==> flow/design.v <==
module CLBP
#(
    parameter INT_WIDTH     = 9,
    parameter FRAC_WIDTH    = 16
)
(
    input                                       clk,
    input                                       rst,
    input                                       enable,
    output reg  [11:0]                          gray_addr,
    output reg                                  gray_OE,
    input       [7:0]                           gray_data,
    output reg  [11:0]                          lbp_addr,
    output reg                                  lbp_WEN,
    output reg  [7:0]                           lbp_data,
    output reg  [(INT_WIDTH+FRAC_WIDTH)-1:0]    theta,  
    output reg                                  theta_valid,
    input       [(INT_WIDTH+FRAC_WIDTH)-1:0]    cos_data,
    input                                       cos_valid,
    input       [(INT_WIDTH+FRAC_WIDTH)-1:0]    sin_data,
    input                                       sin_valid,
    output reg                                  finish
    );  
    parameter state_bit = 4;
    reg [state_bit-1:0] cur_state;
    reg [state_bit-1:0] next_state;
    localparam [state_bit-1:0] UNENABLE = 4'd0;
    localparam [state_bit-1:0] READY = 4'd1;
    localparam [state_bit-1:0] WAIT_AND_READ = 4'd2;
    localparam [state_bit-1:0] BILINEAR_INTERPOLATION = 4'd3;
    localparam [state_bit-1:0] WRITE = 4'd4;
    localparam [state_bit-1:0] FINISH = 4'd5;
    reg [11:0] addr;
    reg [7:0] center_value;
    reg [3:0] counter;
    reg [2:0] k;
    reg signed [(INT_WIDTH+FRAC_WIDTH)-1:0] rx;
    reg signed [(INT_WIDTH+FRAC_WIDTH)-1:0] ry;
    reg signed [(INT_WIDTH+FRAC_WIDTH)-1:0] x_1;
    reg signed [(INT_WIDTH+FRAC_WIDTH)-1:0] x_2;
    reg signed [(INT_WIDTH+FRAC_WIDTH)-1:0] y_1;
    reg signed [(INT_WIDTH+FRAC_WIDTH)-1:0] y_2;
    reg signed [(INT_WIDTH+FRAC_WIDTH)-1:0] tx;
    reg signed [(INT_WIDTH+FRAC_WIDTH)-1:0] ty;
    reg signed [((INT_WIDTH+FRAC_WIDTH)*2)-1:0] w;  
    reg signed [((INT_WIDTH+FRAC_WIDTH)*2+8)-1:0] neighbor;  
    parameter [(INT_WIDTH+FRAC_WIDTH)-1:0] PI = 25'd205887;
    parameter signed [(INT_WIDTH+FRAC_WIDTH)-1:0] ONE = 25'd65536;
    parameter signed [(INT_WIDTH+FRAC_WIDTH)-1:0] ZERO = 25'd0;
	always @(posedge clk or posedge rst) begin
        if (rst) begin
            cur_state <= UNENABLE;
            addr <= 12'd0;
            gray_addr <= 12'd0;
            gray_OE <= 1'd0;
            lbp_addr <= 12'd0;
            lbp_WEN <= 1'd0;
            lbp_data <= 8'd0;
			theta_valid<= 1'd0;
            finish <= 1'd0;
        end
        else begin
            cur_state <= next_state;
            case (cur_state)
                UNENABLE: begin
                    addr <= 12'd0;
                    gray_addr <= 12'd0;
                    gray_OE <= 1'd0;
                    lbp_addr <= 12'd0;
                    lbp_WEN <= 1'd0;
                    lbp_data <= 8'd0;
                    theta_valid<= 1'd0;
                    finish <= 1'd0;
                end
                READY: begin
                    center_value <= 8'd0;  
                    gray_addr <= addr;
                    gray_OE <= 1'd1;
                    theta <= 25'd0;
                    theta_valid <= 1'd0;
                    lbp_addr <= 12'd0;
                    lbp_WEN <= 1'd0;
                    lbp_data <= 8'd0;
                    counter <= 4'd0;
                    k <= 3'd0;
                end
                WAIT_AND_READ: begin
                    if (counter == 4'd1) begin 
                        counter <= 4'd0;  
						center_value <= gray_data;
                    end
                    else
                        counter <= 4'd1;  
                end
                BILINEAR_INTERPOLATION: begin
                    if (counter == 4'd11)
                        counter <= 4'd0;
                    else
                        counter <= counter + 4'd1;
                    case (counter)
                        4'd0: begin
                            theta_valid <= 1'd1;
                            theta <= ((PI << 1) * k) >>> 3;
                            neighbor <= 58'd0;
                        end
                        4'd2: begin
                            if (cos_data == 25'd65535) 
                                rx <= ONE;
                            else if (cos_data == -25'd65535) 
                                rx <= -ONE;
                            else 
                                rx <= cos_data;
                            if (sin_data == 25'd65535) 
                                ry <= ONE;
                            else if (sin_data == -25'd65535)
                                ry <= -ONE;
                            else 
                                ry <= sin_data;
                        end
                        4'd3: begin
                            rx <= rx * 3'd3;  
                            ry <= -(ry * 3'd3);  
                        end
                        4'd4: begin
                            x_1 <= {rx[24:16], 16'd0};
                            x_2 <= (rx[15:0]) ? {rx[24:16] + 9'd1, 16'd0} : rx;
                            y_1 <= {ry[24:16], 16'd0};
                            y_2 <= (ry[15:0]) ? {ry[24:16] + 9'd1, 16'd0} : ry;
                        end
                        4'd5: begin
                            if (x_1[24] == 1'd0 && y_1[24] == 1'd0) begin
                                gray_addr <= addr + {y_1[21:16], x_1[21:16]};
                            end
                            else if (x_1[24] == 1'd1 && y_1[24] == 1'd0) begin
                                gray_addr <= addr + {y_1[21:16], 6'd0} - {4'd0, (~x_1[23:16]+8'd1)};
                            end
                            else if (x_1[24] == 1'd0 && y_1[24] == 1'd1) begin
                                gray_addr <= addr - {(~y_1[23:16]+8'd1) << 6} + {6'd0, x_1[21:16]};
                            end
                            else begin
                                gray_addr <= addr - {(~y_1[23:16]+8'd1) << 6} - {4'd0, (~x_1[23:16]+8'd1)};
                            end
                            tx <= rx - x_1;
                            ty <= ry - y_1;
                        end
                        4'd6: begin
                            if (x_1[24] == 1'd0 && y_2[24] == 1'd0) begin
                                gray_addr <= addr + {y_2[21:16], x_1[21:16]};
                            end
                            else if (x_1[24] == 1'd1 && y_2[24] == 1'd0) begin
                                gray_addr <= addr + {y_2[21:16], 6'd0} - {4'd0, (~x_1[23:16]+8'd1)};
                            end
                            else if (x_1[24] == 1'd0 && y_2[24] == 1'd1) begin
                                gray_addr <= addr - {(~y_2[23:16]+8'd1) << 6} + {6'd0, x_1[21:16]};
                            end
                            else begin
                                gray_addr <= addr - {(~y_2[23:16]+8'd1) << 6} - {4'd0, (~x_1[23:16]+8'd1)};
                            end
                            w <= {25'd0, (ONE - tx)} * {25'd0, (ONE - ty)};
                        end
                        4'd7: begin
                            if (x_2[24] == 1'd0 && y_1[24] == 1'd0) begin
                                gray_addr <= addr + {y_1[21:16], x_2[21:16]};
                            end
                            else if (x_2[24] == 1'd1 && y_1[24] == 1'd0) begin
                                gray_addr <= addr + {y_1[21:16], 6'd0} - {4'd0, (~x_2[23:16]+8'd1)};
                            end
                            else if (x_2[24] == 1'd0 && y_1[24] == 1'd1) begin
                                gray_addr <= addr - {(~y_1[23:16]+8'd1) << 6} + {6'd0, x_2[21:16]};
                            end
                            else begin
                                gray_addr <= addr - {(~y_1[23:16]+8'd1) << 6} - {4'd0, (~x_2[23:16]+8'd1)};
                            end
                            neighbor <= neighbor + gray_data * w[40:16];
                            w <= {25'd0, tx} * {25'd0, (ONE - ty)};
                        end
                        4'd8: begin
                            if (x_2[24] == 1'd0 && y_2[24] == 1'd0) begin
                                gray_addr <= addr + {y_2[21:16], x_2[21:16]};
                            end
                            else if (x_2[24] == 1'd1 && y_2[24] == 1'd0) begin
                                gray_addr <= addr + {y_2[21:16], 6'd0} - {4'd0, (~x_2[23:16]+8'd1)};
                            end
                            else if (x_2[24] == 1'd0 && y_2[24] == 1'd1) begin
                                gray_addr <= addr - {(~y_2[23:16]+8'd1) << 6} + {6'd0, x_2[21:16]};
                            end
                            else begin
                                gray_addr <= addr - {(~y_2[23:16]+8'd1) << 6} - {4'd0, (~x_2[23:16]+8'd1)};
                            end
                            neighbor <= neighbor + gray_data * w[40:16];
                            w <= {25'd0, (ONE - tx)} * {25'd0, ty};
                        end
                        4'd9: begin
                            neighbor <= neighbor + gray_data * w[40:16];
                            w <= {25'd0, tx} * {25'd0, ty};
                        end
                        4'd10: begin
                            neighbor <= neighbor + gray_data * w[40:16]; 
                        end
                        4'd11: begin
                            if (neighbor[15]) begin
                                if ((neighbor[23:16]+8'd1) >= center_value)
                                    lbp_data[k] <= 1'd1;
                            end
                            else begin
                                if (neighbor[23:16] >= center_value)
                                    lbp_data[k] <= 1'd1;
                            end
                            if (k < 3'd7) begin
                                k <= k + 3'd1;
                            end
						end
						default: begin
						end
                    endcase
                end
                WRITE: begin
                    if (k == 3'd0) begin
                        lbp_WEN <= 1'd1;
                        lbp_data <= 8'd0;
                        lbp_addr <= addr;
                    end
                    else begin
                        lbp_WEN <= 1'd1;
                        lbp_addr <= addr;
                    end
                    addr <= addr + 12'd1;
                end
                FINISH: begin
                    finish <= 1'd1;
                end
            endcase
        end
    end
    always @(*) begin
        case (cur_state)
            UNENABLE: begin
                if (enable) 
                    next_state = READY;
                else
                    next_state = UNENABLE;
            end
            READY: begin
                if (addr[11:6] == 6'd0  || addr[11:6] == 6'd1  || addr[11:6] == 6'd2 ||
                        addr[5:0] == 6'd0   || addr[5:0] == 6'd1   || addr[5:0] == 6'd2  || 
                        addr[5:0] == 6'd61  || addr[5:0] == 6'd62  || addr[5:0] == 6'd63 || 
                        addr[11:6] == 6'd61 || addr[11:6] == 6'd62 || addr[11:6] == 6'd63) begin
                    next_state = WRITE;
                end
                else begin
                    next_state = WAIT_AND_READ;
                end
            end
            WAIT_AND_READ: begin
                if (counter == 4'd1)
                    next_state = BILINEAR_INTERPOLATION;
                else
                    next_state = WAIT_AND_READ;
            end
            BILINEAR_INTERPOLATION: begin
                if (k == 3'd7 && counter == 4'd11)
                    next_state = WRITE;
                else
                    next_state = BILINEAR_INTERPOLATION;
            end
            WRITE: begin
                if (addr == 12'd4095) begin
                    next_state = FINISH;
                end 
                else begin
                    next_state = READY;
                end
            end
            FINISH: begin
                next_state = UNENABLE;
            end
            default: begin
                next_state = UNENABLE;
            end
        endcase
    end
endmodule
module HCU(
    input               clk,
    input               rst,
    input               mode,
    input               enable,
    input   [3:0]       gridX,
    input   [3:0]       gridY,
    output  reg         lbp_ren,
    output  reg [11:0]  lbp_addr,
    input       [7:0]   lbp_rdata,
    output  reg         hist_wen_train,
    output  reg [7:0]   hist_wdata_train,
    output  reg [20:0]  hist_addr_train, 
    output  reg         hist_ren_train,
    input   [7:0]       hist_rdata_train,
    output  reg         hist_wen_predict,
    output  reg [7:0]   hist_wdata_predict,
    output  reg [13:0]  hist_addr_predict,
    output  reg         hist_ren_predict,
    input   [7:0]       hist_rdata_predict,
    output  reg         done
    );
	parameter state_bit = 4;
    reg [state_bit-1:0] cur_state;
    reg [state_bit-1:0] next_state;
    localparam [state_bit-1:0] UNENABLE = 4'd0;
    localparam [state_bit-1:0] INITIAL_HIST = 4'd1;
    localparam [state_bit-1:0] INITIAL_HIST_ADDR = 4'd2;
    localparam [state_bit-1:0] INITIAL_HIST_END = 4'd3;
    localparam [state_bit-1:0] SEND_LBP_ADDR = 4'd4;
    localparam [state_bit-1:0] WAIT_LBP_DATA = 4'd5;
    localparam [state_bit-1:0] SEND_HIST_ADDR = 4'd6;
    localparam [state_bit-1:0] WAIT_HIST_DATA = 4'd7;
    localparam [state_bit-1:0] WRITE_HIST_DATA = 4'd8;
    localparam [state_bit-1:0] NEXT_ADDR = 4'd9;
    reg [11:0] lbp_addr_counter; 
    reg [20:0] hist_addr_counter; 
    always @(posedge clk or posedge rst) begin
        if (rst) begin
            cur_state <= UNENABLE;
            lbp_ren <= 1'd0;
            lbp_addr <= 12'd0;
            hist_wen_train <= 1'd0;
            hist_wdata_train <= 8'd0;
            hist_addr_train <= 21'd0;
            hist_ren_train <= 1'd0;
            hist_wen_predict <= 1'd0;
            hist_wdata_predict <= 8'd0;
            hist_addr_predict <= 14'd0;
            hist_ren_predict <= 1'd0;
            lbp_addr_counter <= 12'd0;
            hist_addr_counter <= 21'd0;
			done <= 1'd0;
        end
        else begin
            cur_state <= next_state;
            case (cur_state)
                UNENABLE: begin
                    lbp_ren <= 1'd0;
                    lbp_addr <= 12'd0;
                    done <= 1'd0;
                    if (mode) begin
                        hist_addr_counter <= 21'd0;
                        hist_addr_predict <= hist_addr_counter;
                    end
                    else begin
                        hist_addr_train <= hist_addr_counter;
                    end
                end
                INITIAL_HIST: begin
                    if (mode) begin
                        hist_wen_predict <= 1'd1;
                        hist_wdata_predict <= 8'd0;
                    end
                    else begin
                        hist_wen_train <= 1'd1;
                        hist_wdata_train <= 8'd0;
                    end
                end
                INITIAL_HIST_ADDR: begin
                    if (mode) begin
                        hist_addr_predict <= hist_addr_predict + 14'd1;
                    end
                    else begin
                        hist_addr_train <= hist_addr_train + 21'd1;
                    end
                end
                INITIAL_HIST_END: begin
                    if (mode) begin
                        hist_wen_predict <= 1'd0;
                    end
                    else begin
                        hist_wen_train <= 1'd0;
                    end
                end
                SEND_LBP_ADDR: begin
                    lbp_ren <= 1'd1;
                end
                SEND_HIST_ADDR: begin
                    lbp_ren <= 1'd0;
                    if (mode) begin
                        hist_addr_predict <= hist_addr_counter[13:0] + {6'd0, lbp_rdata}; 
                    end
                    else begin
                        hist_addr_train <= hist_addr_counter + {13'd0, lbp_rdata}; 
                    end
                end
                WAIT_HIST_DATA: begin
                    if (mode) begin
                        hist_ren_predict <= 1'd1;
                    end
                    else begin
                        hist_ren_train <= 1'd1;
                    end
                end
                WRITE_HIST_DATA: begin
                    if (mode) begin
                        hist_ren_predict <= 1'd0;
                        hist_wen_predict <= 1'd1;
                        hist_wdata_predict <= hist_rdata_predict + 8'd1;
                    end
                    else begin
                        hist_ren_train <= 1'd0;
                        hist_wen_train <= 1'd1;
                        hist_wdata_train <= hist_rdata_train + 8'd1;
                    end
                end
                NEXT_ADDR: begin
                    if (mode) begin
                        hist_wen_predict <= 1'd0; 
                    end
                    else begin
                        hist_wen_train <= 1'd0; 
                    end
                    if (lbp_addr == 12'd4095) begin 
                        lbp_addr <= lbp_addr + 12'd1;
                        lbp_addr_counter <= lbp_addr + 12'd1;
                        hist_addr_counter <= hist_addr_counter + 21'd256; 
                        done <= 1'd1;
                    end
                    else if (lbp_addr[8:0] == 9'd511) begin 
                        lbp_addr <= lbp_addr + 12'd1;
                        lbp_addr_counter <= lbp_addr + 12'd1;
                        hist_addr_counter <= hist_addr_counter + 21'd256; 
                    end
                    else if (lbp_addr[8:0] == lbp_addr_counter[8:0] + 9'd455) begin 
                        lbp_addr <= lbp_addr_counter + 12'd8;
                        lbp_addr_counter <= lbp_addr_counter + 12'd8;
                        hist_addr_counter <= hist_addr_counter + 21'd256; 
                    end
                    else if (lbp_addr[2:0] == lbp_addr_counter[2:0] + 3'd7) begin 
                        lbp_addr <= lbp_addr + 12'd57;
                    end
                    else begin 
                        lbp_addr <= lbp_addr + 12'd1;
                    end
                end
                default: ;
            endcase
        end
    end
    always @(*) begin
        case (cur_state)
            UNENABLE: begin
                if (enable) 
                    next_state = INITIAL_HIST;
                else
                    next_state = UNENABLE;
            end
            INITIAL_HIST: begin
                if (mode) begin
                    if (hist_addr_predict == 14'd16383) begin
                        next_state = INITIAL_HIST_END;
                    end
                    else begin
                        next_state = INITIAL_HIST_ADDR;
                    end
                end
                else begin
                    if (hist_addr_train == hist_addr_counter + 21'd16383) begin
                        next_state = INITIAL_HIST_END;
                    end
                    else begin
                        next_state = INITIAL_HIST_ADDR;
                    end
                end
            end
            INITIAL_HIST_ADDR: begin
                next_state = INITIAL_HIST;
            end
            INITIAL_HIST_END: begin
                next_state = SEND_LBP_ADDR;
            end
            SEND_LBP_ADDR: begin
                next_state = SEND_HIST_ADDR;
            end
            SEND_HIST_ADDR: begin
                next_state = WAIT_HIST_DATA;
            end
            WAIT_HIST_DATA: begin
                next_state = WRITE_HIST_DATA;
            end
            WRITE_HIST_DATA: begin
                next_state = NEXT_ADDR;
            end
            NEXT_ADDR: begin
                if (lbp_addr == 12'd4095) begin 
                    next_state = UNENABLE;
                end
                else begin
                    next_state = SEND_LBP_ADDR;
                end
            end
            default: begin
                next_state = UNENABLE;
            end
        endcase
    end
endmodule
module DCU(
    input               clk,
    input               rst,
    input               enable,
    input   [20:0]      hist_addr_offset,
    output  reg [20:0]  hist_addr_train,
    output  reg         hist_ren_train,
    input   [7:0]       hist_rdata_train, 
    output  reg [13:0]  hist_addr_predict,
    output  reg         hist_ren_predict,
    input   [7:0]       hist_rdata_predict, 
    output  reg [17:0]  distance, 
    output  reg         valid
);
    parameter state_bit = 3;
    reg [state_bit-1:0] cur_state;
    reg [state_bit-1:0] next_state;
    localparam [state_bit-1:0] UNENABLE = 3'd0;
    localparam [state_bit-1:0] INITIAL_HIST_ADDR = 3'd1;
    localparam [state_bit-1:0] WAIT_HIST_DATA = 3'd2;
    localparam [state_bit-1:0] CAL_DISTANCE = 3'd3;
    localparam [state_bit-1:0] FINISH = 3'd4;
    always @(posedge clk or posedge rst) begin
        if (rst) begin
            cur_state <= UNENABLE;
            hist_addr_train <= 21'd0;
            hist_ren_train <= 1'd0;
            hist_addr_predict <= 14'd0;
            hist_ren_predict <= 1'd0;
            distance <= 18'd0;
            valid <= 1'd0;
        end
        else begin
            cur_state <= next_state;
            case (cur_state)
                UNENABLE: begin
                    hist_addr_train <= 21'd0; 
                    hist_ren_train <= 1'd0;
                    hist_addr_predict <= 14'd0;
                    hist_ren_predict <= 1'd0;
                    distance <= 18'd0;
                    valid <= 1'd0;
                end
                INITIAL_HIST_ADDR: begin 
                    hist_addr_train <= hist_addr_offset;
                end
                WAIT_HIST_DATA: begin
                    hist_ren_train <= 1'd1;
                    hist_ren_predict <= 1'd1;
                end
                CAL_DISTANCE: begin
                    hist_addr_train <= hist_addr_train + 21'd1;
                    hist_ren_train <= 1'd0;
                    hist_addr_predict <= hist_addr_predict + 14'd1;
                    hist_ren_predict <= 1'd0;
                    distance <= distance + ((hist_rdata_predict - hist_rdata_train) * (hist_rdata_predict - hist_rdata_train));
                end
                FINISH: begin
                    valid <= 1'd1;
                end
                default: ;
            endcase
        end
    end
    always @(*) begin
        case (cur_state)
            UNENABLE: begin
                if (enable) begin
                    next_state = INITIAL_HIST_ADDR;
                end
                else begin
                    next_state = UNENABLE;
                end
            end
            INITIAL_HIST_ADDR: begin
                next_state = WAIT_HIST_DATA;
            end
            WAIT_HIST_DATA: begin 
                next_state = CAL_DISTANCE;
            end
            CAL_DISTANCE: begin
                if (hist_addr_predict == 14'd16383) begin
                    next_state = FINISH;
                end
                else begin
                    next_state = WAIT_HIST_DATA;
                end
            end
            FINISH: begin
                next_state = UNENABLE;
            end
            default: begin
                next_state = UNENABLE;
            end
        endcase
    end
endmodule   
module Comparator(
    input                   clk,
    input                   rst,
    input                   enable,
    input   [7:0]           histcount,
    input                   dcu_valid,
    input   [17:0]          distance,
    input   [4:0]           id,
    output  reg             id_ren,
    output  reg [7:0]       id_counter, 
    output  reg             dcu_enable,
    output  reg [4:0]       label,
    output  reg [17:0]      minDistance,
    output  reg [20:0]      hist_addr_offset,
    output  reg             done
);
    parameter state_bit = 3;
    reg [state_bit-1:0] cur_state;
    reg [state_bit-1:0] next_state;
    localparam [state_bit-1:0] UNENABLE = 3'd0;
    localparam [state_bit-1:0] DCU_ENABLE = 3'd1;
    localparam [state_bit-1:0] DCU_PROC = 3'd2;
    always @(posedge clk or posedge rst) begin
        if (rst) begin
            cur_state <= UNENABLE;
            id_ren <= 1'd0;
            id_counter <= 8'd0;
            label <= 5'd0;
            minDistance <= 18'd0;
            hist_addr_offset <= 21'd0;
            done <= 1'd0;
        end
        else begin
            cur_state <= next_state;
            case (cur_state)
                UNENABLE: begin
                    id_ren <= 1'd0;
                    id_counter <= 8'd0;
                    minDistance <= 18'd262143; 
                    hist_addr_offset <= 21'd0;
                    done <= 1'd0;
                end
                DCU_ENABLE: begin
                    hist_addr_offset <= {id_counter[6:0], 14'd0}; 
                    id_ren <= 1'd1;
                end
                DCU_PROC: begin
                    if (dcu_valid) begin
                        if (distance < minDistance) begin
                            minDistance <= distance; 
                            label <= id;
                        end
                        if (id_counter + 8'd1 == histcount) begin
                            done <= 1'd1;
                        end
                        id_ren <= 1'd0;
                        id_counter <= id_counter + 8'd1;
                    end
                end
                default: ;
            endcase
        end
    end
    always @(*) begin
        case (cur_state)
            UNENABLE: begin
                if (enable) begin
                    next_state = DCU_ENABLE;
                end
                else begin
                    next_state = UNENABLE;
                end
            end
            DCU_ENABLE: begin
                next_state = DCU_PROC;
            end
            DCU_PROC: begin
                if (dcu_valid) begin
                    if (id_counter + 8'd1 == histcount) begin
                        next_state = UNENABLE;
                    end
                    else begin
                        next_state = DCU_ENABLE;
                    end
                end
                else begin
                    next_state = DCU_PROC;
                end
            end
            default: next_state = UNENABLE;
        endcase
    end
    always @(*) begin
        case (cur_state)
            DCU_ENABLE: dcu_enable = 1'd1;
            default: dcu_enable = 1'd0;
        endcase
    end
endmodule
module Controller(
    input               clk,
    input               rst,
    input               mode,
    input               enable,
    input               valid,
    input   [4:0]       id,
    output  reg [7:0]   id_addr,
    output  reg [4:0]   id_wdata,
    output  reg         id_wen,
	output	reg			lbp_enable,
	input   			lbp_finish,
	output  reg			ram_clbp,
    input   [3:0]       gridX_i,     
    input   [3:0]       gridY_i,        
    output  reg         hcu_enable,
    output  reg [3:0]   gridX_o,
    output  reg [3:0]   gridY_o,  
    input               hcu_finish,      
    input               comparator_finish,
    output  reg         comparator_enable,
    output  reg         ram_comp
);
    parameter state_bit = 3;
    reg [state_bit-1:0] cur_state;
    reg [state_bit-1:0] next_state;
    localparam [state_bit-1:0] UNENABLE = 3'd0;
    localparam [state_bit-1:0] CLBP_ENABLE = 3'd1;
    localparam [state_bit-1:0] CLBP_PROC = 3'd2;
    localparam [state_bit-1:0] HCU_TRAIN_ENABLE = 3'd3;
    localparam [state_bit-1:0] HCU_TRAIN_PROC = 3'd4;
    localparam [state_bit-1:0] WAIT_ID_VALID = 3'd5;
    localparam [state_bit-1:0] COMPARATOR_ENABLE = 3'd6;
    localparam [state_bit-1:0] COMPARATOR_PROC = 3'd7;
    always @(posedge clk or posedge rst) begin
        if (rst) begin
            cur_state <= UNENABLE;
            gridX_o <= 4'd0; 
            gridY_o <= 4'd0; 
            id_addr <= 8'd0;
            id_wdata <= 5'd0;
            id_wen <= 1'd0;
        end
        else begin
            cur_state <= next_state;
            case (cur_state)
                UNENABLE: begin
                    gridX_o <= 4'd8; 
                    gridY_o <= 4'd8; 
                    id_wdata <= id; 
                end
                CLBP_ENABLE: begin
                    if (mode == 1'd0) begin
                        id_wen <= 1'd1;
                    end
                end
                CLBP_PROC: begin
                    if (mode == 1'd0) begin
                        id_wen <= 1'd0;
                    end
                end
                HCU_TRAIN_ENABLE: begin
                    if (mode == 1'd0) begin
                        id_addr <= id_addr + 8'd1;
                    end
                end
                HCU_TRAIN_PROC: begin
                end
                WAIT_ID_VALID: begin
                    id_wdata <= id; 
                end
                COMPARATOR_ENABLE: begin
                end
                COMPARATOR_PROC: begin
                end
                default: ;
            endcase
        end
    end
    always @(*) begin
        case (cur_state)
            UNENABLE: begin
                if (enable) begin
                    next_state = CLBP_ENABLE;
                end
                else begin
                    next_state = UNENABLE;
                end
            end
            CLBP_ENABLE: begin
				next_state = CLBP_PROC;
            end
            CLBP_PROC: begin
                if (lbp_finish) begin
                    next_state = HCU_TRAIN_ENABLE;
                end
                else begin
                    next_state = CLBP_PROC;
                end
            end
            HCU_TRAIN_ENABLE: begin
                next_state = HCU_TRAIN_PROC;
            end
            HCU_TRAIN_PROC: begin
                if (hcu_finish) begin
                    next_state = WAIT_ID_VALID;
                end
                else begin
                    next_state = HCU_TRAIN_PROC;
                end
            end
            WAIT_ID_VALID: begin
                if (mode) begin
                    next_state = COMPARATOR_ENABLE;
                end
                else begin
                    next_state = CLBP_ENABLE;
                end
            end
            COMPARATOR_ENABLE: begin
                next_state = COMPARATOR_PROC;
            end
            COMPARATOR_PROC: begin
                if (comparator_finish) begin
                    next_state = CLBP_ENABLE;
                end
                else begin
                    next_state = COMPARATOR_PROC;
                end
            end
            default: next_state = UNENABLE;
        endcase
    end
    always @(*) begin
        case (cur_state)
            CLBP_ENABLE: begin
                lbp_enable = 1'd1;
            end
            default: begin
                lbp_enable = 1'd0;
            end
        endcase
    end
    always @(*) begin
        case (cur_state)
            HCU_TRAIN_ENABLE, HCU_TRAIN_PROC: ram_clbp = 1'd1;
            default: ram_clbp = 1'd0;
        endcase
    end
    always @(*) begin
        case (cur_state)
            HCU_TRAIN_ENABLE: hcu_enable = 1'd1;
            default: hcu_enable = 1'd0;
        endcase
    end
    always @(*) begin
        case (cur_state)
            COMPARATOR_ENABLE: comparator_enable = 1'd1;
            default: comparator_enable = 1'd0;
        endcase
    end
    always @(*) begin
        case (cur_state)
            COMPARATOR_ENABLE, COMPARATOR_PROC: ram_comp = 1'd1;
            default: ram_comp = 1'd0;
        endcase
    end
endmodule
module top(
    input           clk,
    input           rst,
    input           enable,
    input           mode,
    input           valid, 
    input   [4:0]   id,
    input   [3:0]   gridX,
    input   [3:0]   gridY,
	output 	[11:0]	gray_addr,
	output			gray_ren,
	input	[7:0]	gray_rdata,
    output  [11:0]  lbp_addr,
    output          lbp_wen,
	output			lbp_ren,
    input   [7:0]   lbp_rdata,
	output	[7:0] 	lbp_wdata,
	output	[24:0]	theta,
	output			theta_valid,
	input	[24:0]	cos_data,
	input			cos_valid,
	input	[24:0]	sin_data,
	input			sin_valid,
	output			lbp_finish,
    output  [7:0]   id_addr,
    output  [4:0]   id_wdata,
    output          id_wen,
    output          id_ren,
    input   [4:0]   id_rdata,
    output  [20:0]  hist_addr_train,
    output  [7:0]   hist_wdata_train,
    output          hist_wen_train,
    output          hist_ren_train,
    input   [7:0]   hist_rdata_train,
    output  [13:0]  hist_addr_predict,
    output  [7:0]   hist_wdata_predict,
    output          hist_wen_predict,
    output          hist_ren_predict,
    input   [7:0]   hist_rdata_predict,  
    output          hcu_finish,
    output          done,
    output  [4:0]   label,
    output  [17:0]  minDistance
);
    wire clbp_enable;
    wire [11:0] clbp_lbp_addr;
    wire clbp_lbp_wen;
    wire [7:0] clbp_lbp_wdata;
    wire hcu_enable;
    wire hcu_lbp_ren;
    wire [11:0] hcu_lbp_addr;
    wire [20:0] hcu_hist_addr_train;
    wire hcu_hist_ren_train;
    wire [13:0] hcu_hist_addr_predict;
    wire hcu_hist_ren_predict;
    wire [3:0] gridX_o;
    wire [3:0] gridY_o;
    wire dcu_enable;
    wire [20:0] dcu_hist_addr_train;
    wire dcu_hist_ren_train;
    wire [13:0] dcu_hist_addr_predict;
    wire dcu_hist_ren_predict;
    wire comparator_finish;
    wire comparator_enable;
    wire ram_comp;
    wire ram_clbp;
    wire [7:0] controller_id_addr;
    wire [7:0] comparator_id_addr;
    wire [20:0] hist_addr_offset;
    wire [17:0] distance;
    wire dcu_valid;
    CLBP M1(.clk(clk), .rst(rst), .enable(clbp_enable), 
            .gray_addr(gray_addr), .gray_OE(gray_ren), .gray_data(gray_rdata),
            .lbp_addr(clbp_lbp_addr), .lbp_WEN(clbp_lbp_wen), .lbp_data(clbp_lbp_wdata), 
            .theta(theta), .theta_valid(theta_valid),
            .cos_data(cos_data), .cos_valid(cos_valid), .sin_data(sin_data), .sin_valid(sin_valid),
            .finish(lbp_finish));
    HCU M2(.clk(clk), .rst(rst), .mode(mode), .enable(hcu_enable), .gridX(gridX_o), .gridY(gridY_o), 
           .lbp_ren(hcu_lbp_ren), .lbp_addr(hcu_lbp_addr), .lbp_rdata(lbp_rdata), 
           .hist_wen_train(hist_wen_train), .hist_wdata_train(hist_wdata_train), .hist_addr_train(hcu_hist_addr_train), .hist_ren_train(hcu_hist_ren_train), .hist_rdata_train(hist_rdata_train),
           .hist_wen_predict(hist_wen_predict), .hist_wdata_predict(hist_wdata_predict), .hist_addr_predict(hcu_hist_addr_predict), .hist_ren_predict(hcu_hist_ren_predict), .hist_rdata_predict(hist_rdata_predict),
           .done(hcu_finish));
    Controller M3(.clk(clk), .rst(rst), .mode(mode), .enable(enable), .valid(valid),
                  .id(id), .id_addr(controller_id_addr), .id_wdata(id_wdata), .id_wen(id_wen),
                  .lbp_enable(clbp_enable), .lbp_finish(lbp_finish), .ram_clbp(ram_clbp),
                  .gridX_i(gridX), .gridY_i(gridY), .hcu_enable(hcu_enable), .gridX_o(gridX_o), .gridY_o(gridY_o), .hcu_finish(hcu_finish),      
                  .comparator_finish(done), .comparator_enable(comparator_enable), .ram_comp(ram_comp));
    DCU M4(.clk(clk), .rst(rst), .enable(dcu_enable), .hist_addr_offset(hist_addr_offset),
           .hist_addr_train(dcu_hist_addr_train), .hist_ren_train(dcu_hist_ren_train), .hist_rdata_train(hist_rdata_train),
           .hist_addr_predict(dcu_hist_addr_predict), .hist_ren_predict(dcu_hist_ren_predict), .hist_rdata_predict(hist_rdata_predict), 
           .distance(distance), .valid(dcu_valid));
    Comparator M5(.clk(clk), .rst(rst), .enable(comparator_enable),
                  .histcount(controller_id_addr), .dcu_valid(dcu_valid), .distance(distance),
                  .id(id_rdata), .id_ren(id_ren), .id_counter(comparator_id_addr), 
                  .dcu_enable(dcu_enable), .label(label), .minDistance(minDistance), .hist_addr_offset(hist_addr_offset), .done(done));
    assign lbp_addr = (ram_clbp) ? hcu_lbp_addr : clbp_lbp_addr;
    assign lbp_wen = (ram_clbp) ? 1'd0 : clbp_lbp_wen;
    assign lbp_wdata = (ram_clbp) ? 8'd0 : clbp_lbp_wdata;
    assign lbp_ren = (ram_clbp) ? hcu_lbp_ren : 1'd0;
    assign hist_addr_train = (ram_comp) ? dcu_hist_addr_train : hcu_hist_addr_train;
    assign hist_ren_train = (ram_comp) ? dcu_hist_ren_train : hcu_hist_ren_train;
    assign hist_addr_predict = (ram_comp) ? dcu_hist_addr_predict : hcu_hist_addr_predict;
    assign hist_ren_predict = (ram_comp) ? dcu_hist_ren_predict : hcu_hist_ren_predict;
    assign id_addr = (ram_comp) ? comparator_id_addr : controller_id_addr;
endmodule
# --- Tool chain data of top ---
# What the tools print for top, step after step.
# Line numbers count from 1 in the design file above.
# Operators: Yosys type, input widths -> output width; for muxes data width and select width s.
# Cell names lack the library's common part.
setup:
  design: "top"
  clock_port: "clk"
  lib: "sky130hd"
  pvt_corner: "tt_025C_1v80"

# --- Elaborated design ---
# Yosys after proc, flatten, opt, wreduce and memory -nomap, before mapping. Memory bits, and registers merged into a memory's read port (data or address), are not among the register bits. Print and check cells are not counted.
word_totals:
  ff_bits: 565
  latchBits: 0
  mem_bits_rw: 0
  romBits: 0
  clocked_rd_ports_x_width: 0
  mem_count: 0
  in_bits: 107
op_classes:
  n_addsub: 56
  multipliers: 9
  div_mod_pow: 0
  cmp: 4
  eq_ne: 92
  n_shift: 1
  muxes: 142
  bitwise: 13
  reduce_and_logical: 102
op_table:
  columns: ["operator", "count"]
  rows:
  - ["$mul 25x25->41", 4]
  - ["$mul 18x18->18", 1]
  - ["$mul 8x25->33", 1]
  - ["$mux 12", 20]
  - ["$mux 25", 7]
  - ["$mux 21", 8]
  - ["$pmux 41 s4", 1]
  - ["$pmux 25 s2", 3]
  - ["$pmux 21 s3", 2]
  - ["$sub 12x8->12", 10]
  - ["$pmux 58 s2", 1]
  - ["$mux 8", 13]
  - ["$mul 25x2->25 const B", 2]
  - ["$pmux 21 s2", 2]
  - ["$add 12x12->12", 6]
  - ["$pmux 18 s2", 2]
  - ["$pmux 12 s2", 3]
  - ["$pmux 8 s2", 4]
  - ["$mul 18x3->21 const A", 1]
  - ["$add 58x58->58", 1]
  - ["$add 8x1->8 const B", 7]
  - ["$mux 14", 4]
  - ["$reduce_and 3->1", 18]
  - ["$sub 18x25->25 const A", 2]
  - ["$eq 25x16->1 const B", 2]
  - ["$sub 25x25->25", 2]
  - ["$eq 25x25->1 const B", 2]
  - ["$add 12x6->12", 4]
# Other operator kinds: 83; their cells: 286.

# --- Longest topological paths ---
# Yosys ltp: most cells in a row. Word level: on the elaborated netlist, between registers, memories and ports. Mapped: between sequential cells and ports; inverters and the memories' decode and read muxes count.
logic_depth:
  word_depth: 14
  abc_area: 0
  depth_mapped: 37

# --- Mapped cells and area ---
# Yosys stat after the flow's synthesis: flattened, memories mapped to cells. It holds for the ABC_AREA given above (unset counts as 0); a run with the other value may have another netlist.
mapped:
  stdcells: 12666
  synth_area_um2: 112530.4
  ff_cells: 492
  buffers: 669
by_type:
  columns: ["cell", "count"]
  rows:
  - ["fa_1", 2145]
  - ["ha_1", 907]
  - ["inv_1", 2551]
  - ["nand2_1", 2069]
  - ["dfrtp_1", 277]
  - ["edfxtp_1", 210]
  - ["and2_1", 761]
  - ["xnor2_1", 418]
  - ["clkbuf_1", 613]
  - ["xor2_1", 223]
  - ["a21oi_1", 344]
  - ["o21ai_0", 341]
  - ["nor2_1", 434]
  - ["a21o_1", 143]
  - ["mux2_2", 69]
  - ["nand3_1", 132]
  - ["nor3_1", 89]
  - ["and3_1", 71]
# Other cell types: 66; their cells: 869.
# The figures by module come from a second, unflattened synthesis with its own total; it is not the netlist above.
hier_totals:
  hier_cells: 12691
  hier_area_um2: 113545.1
# Rows give one instance, submodules left out.
by_module:
  columns: ["mod", "n_inst", "cells", "area_um2", "mod_seq_area_um2"]
  rows:
  - ["CLBP", 1, 10744, 95683.0, 7658.6]
  - ["HCU", 1, 846, 7156.9, 2578.7]
  - ["DCU", 1, 704, 6296.0, 1502.7]
  - ["Comparator", 1, 246, 2499.9, 1077.3]
  - ["top", 1, 74, 958.4, 0.0]
  - ["Controller", 1, 77, 950.9, 576.8]

# --- Path before layout ---
# OpenSTA on the mapped netlist: ideal clock, no wires. The path of least setup slack (recovery checks aside). Input and output delay are each 20% of the period. Register names are those of the netlist, which keeps one name where synthesis merged equal registers.
synth_timing:
  path_type: "input -> register"
  start: "input port rst"
  end: "register M1.neighbor[0]"
  period_ns: 12.0
  input_delay_ns: 2.400
  setup_time_ns: 0.413
  t_first_pin_ns: 2.400
  arrival_time_ns: 10.054
  required_time_ns: 11.587
  setup_slack_ns: 1.533
  delay_ns: 8.067
  driving_pins: 3
  path_buffers: 0
  synth_period_reached_ns: 10.467
# "delay_ns" = arrival - input delay + setup time.
# "driving_pins": output pins that drive a net of the path, with the launching flip-flop's if there is one; two outputs of one cell count as two.
# "synth_period_reached_ns" is the clock period less the worst setup slack; recovery checks do not enter. This is arithmetic on one report: input and output delays are still those of the set period (20% each).
# The rows between start and end are the longest chain of elaborated cells between them; the timing report does not say that the signal goes this way. Where chains are equally long, one stands for them.
# A line is the first line of the expression or statement that the cell stems from. Yosys adds cells for indexed reads and writes and turns some case tables into memories.
# A register here has more assigning lines than the two given.
synth_between:
  cell_sequence: "inv_1 -> nand2_1 -> a21oi_1"
  elab_chain_cells: 2
synth_lines:
  columns: ["item", "line", "rtl"]
  rows:
  - ["start: declaration", 868, "input           rst,"]
  - ["$not 1->1", null, null]
  - ["$reduce_and 3->1", null, null]
  - ["end: assignment", 174, "neighbor <= neighbor + gray_data * w[40:16];"]
  - ["end: assignment", 190, "neighbor <= neighbor + gray_data * w[40:16];"]
  - ["end: declaration", 46, "reg signed [((INT_WIDTH+FRAC_WIDTH)*2+8)-1:0] neighbor;"]

# --- Timing after layout ---
# From the final timing report of run 1: the path of least setup slack in the routed layout; clock arrival at registers is part of the times.
layout_timing:
  path_type: "register -> register"
  start: "register M1.tx[1]"
  end: "register M1.w[38]"
  period_ns: 10.9
  setup_time_ns: 0.29
  t_first_pin_ns: 0.66
  arrival_time_ns: 10.85
  required_time_ns: 11.29
  setup_slack_ns: 0.44
  driving_pins: 33
  path_buffers: 1
# The rows between start and end are the longest chain of elaborated cells between them; the timing report does not say that the signal goes this way. Where chains are equally long, one stands for them.
# A register here has more assigning lines than the two given.
layout_between:
  cell_sequence: "edfxtp_1 -> inv_1 -> ha_2 -> nand2b_1 -> nor2_1 -> nand2_1 -> or3_1 -> xnor2_2 -> buf_4 -> nand2_1 -> fa_1 -> inv_1 -> fa_1 -> fa_1 -> inv_1 -> fa_1 -> fa_1 -> inv_1 -> fa_1 -> fa_1 -> ha_1 -> a21o_1 -> nor2_1 -> o211ai_1 -> o2111ai_1 -> a21oi_1 -> a32o_1 -> a211o_1 -> a21oi_1 -> xor2_1 -> o22ai_1 -> a21oi_1 -> o21ai_0"
  elab_chain_cells: 3
layout_lines:
  columns: ["item", "line", "rtl"]
  rows:
  - ["start: declaration", 43, "reg signed [(INT_WIDTH+FRAC_WIDTH)-1:0] tx;"]
  - ["start: assignment", 143, "tx <= rx - x_1;"]
  - ["$sub 18x25->25", 191, "w <= {25'd0, (ONE - tx)} * {25'd0, ty};"]
  - ["$mul 25x25->41", 191, null]
  - ["$pmux 41 s4", 100, "case (counter)"]
  - ["end: assignment", 159, "w <= {25'd0, (ONE - tx)} * {25'd0, (ONE - ty)};"]
  - ["end: assignment", 175, "w <= {25'd0, tx} * {25'd0, (ONE - ty)};"]
  - ["end: declaration", 45, "reg signed [((INT_WIDTH+FRAC_WIDTH)*2)-1:0] w;"]

# Measured data: module top, platform sky130hd, 5 stored runs of the flow under differing settings, order arbitrary. Input and output delays are each 20% of the period that was set; the output load is 0.01 pF.
# By "worst_path_time_ns" is meant the share of the clock period that the worst setup path is allowed (20% is reserved at inputs, 20% at outputs), minus its slack. Clock arrival times at its registers enter into it.
# "fin_power_mw": no workload was simulated; the value follows from the tool's default switching activity.
runs:
  - name: "run 1"
    settings:
      CORE_UTILIZATION: 29
      period_ns: 10.9
      CAP_MARGIN: 20
      CORE_MARGIN: 2
      SLEW_MARGIN: 20
    results:
      setup_worst_slack_ns: 0.439
      fin_power_mw: 11.335
      worst_path_time_ns: 10.46
      critical_path_type: "register -> register"
      finalUtil_pct: 32.0
      hold_worst_slack_ns: 0.386
      layout_stdcell_area_um2: 123677.0
      tns_ns: 0.000
      post_synth_area_um2: 112530.4
      design_die_area_um2: 393035.0
  - name: "run 2"
    settings:
      CELL_PAD_IN_SITES_GLOBAL_PLACEMENT: 2
      CTS_CLUSTER_DIAMETER: 350
      MAX_ROUTING_LAYER: "met4"
      SLEW_MARGIN: 40
      period_ns: 17.7
      CAP_MARGIN: 20
      CORE_MARGIN: 2
      CORE_UTILIZATION: 40
    results:
      setup_worst_slack_ns: 6.219
      fin_power_mw: 7.251
      worst_path_time_ns: 11.48
      critical_path_type: "register -> register"
      finalUtil_pct: 43.8
      hold_worst_slack_ns: 0.378
      layout_stdcell_area_um2: 122442.0
      tns_ns: 0.000
      post_synth_area_um2: 112530.4
      design_die_area_um2: 285583.0
  - name: "run 3"
    settings:
      CELL_PAD_IN_SITES_DETAIL_PLACEMENT: 2
      CELL_PAD_IN_SITES_GLOBAL_PLACEMENT: 3
      CORE_UTILIZATION: 57
      HOLD_SLACK_MARGIN: 0.14
      MAX_ROUTING_LAYER: "met5"
      SETUP_SLACK_MARGIN: 2.23
      TNS_END_PERCENT: 85
      period_ns: 10.0
      CAP_MARGIN: 20
      CORE_MARGIN: 2
      SLEW_MARGIN: 20
    outcome: "no final report: placement broke off with GPL-0301"
  - name: "run 4"
    settings:
      CAP_MARGIN: 0
      CELL_PAD_IN_SITES_DETAIL_PLACEMENT: 2
      CELL_PAD_IN_SITES_GLOBAL_PLACEMENT: 3
      CORE_UTILIZATION: 57
      HOLD_SLACK_MARGIN: 0.14
      MAX_ROUTING_LAYER: "met5"
      MIN_ROUTING_LAYER: "met2"
      SETUP_SLACK_MARGIN: 2.23
      TNS_END_PERCENT: 85
      period_ns: 8.2
      CORE_MARGIN: 2
      SLEW_MARGIN: 20
    outcome: "no final report: placement broke off with GPL-0301"
  - name: "run 5"
    settings:
      CELL_PAD_IN_SITES_DETAIL_PLACEMENT: 2
      MAX_ROUTING_LAYER: "met4"
      period_ns: 10.0
      CAP_MARGIN: 20
      CORE_MARGIN: 2
      CORE_UTILIZATION: 40
      SLEW_MARGIN: 20
    outcome: "no final report: routing broke off with GRT-0116"
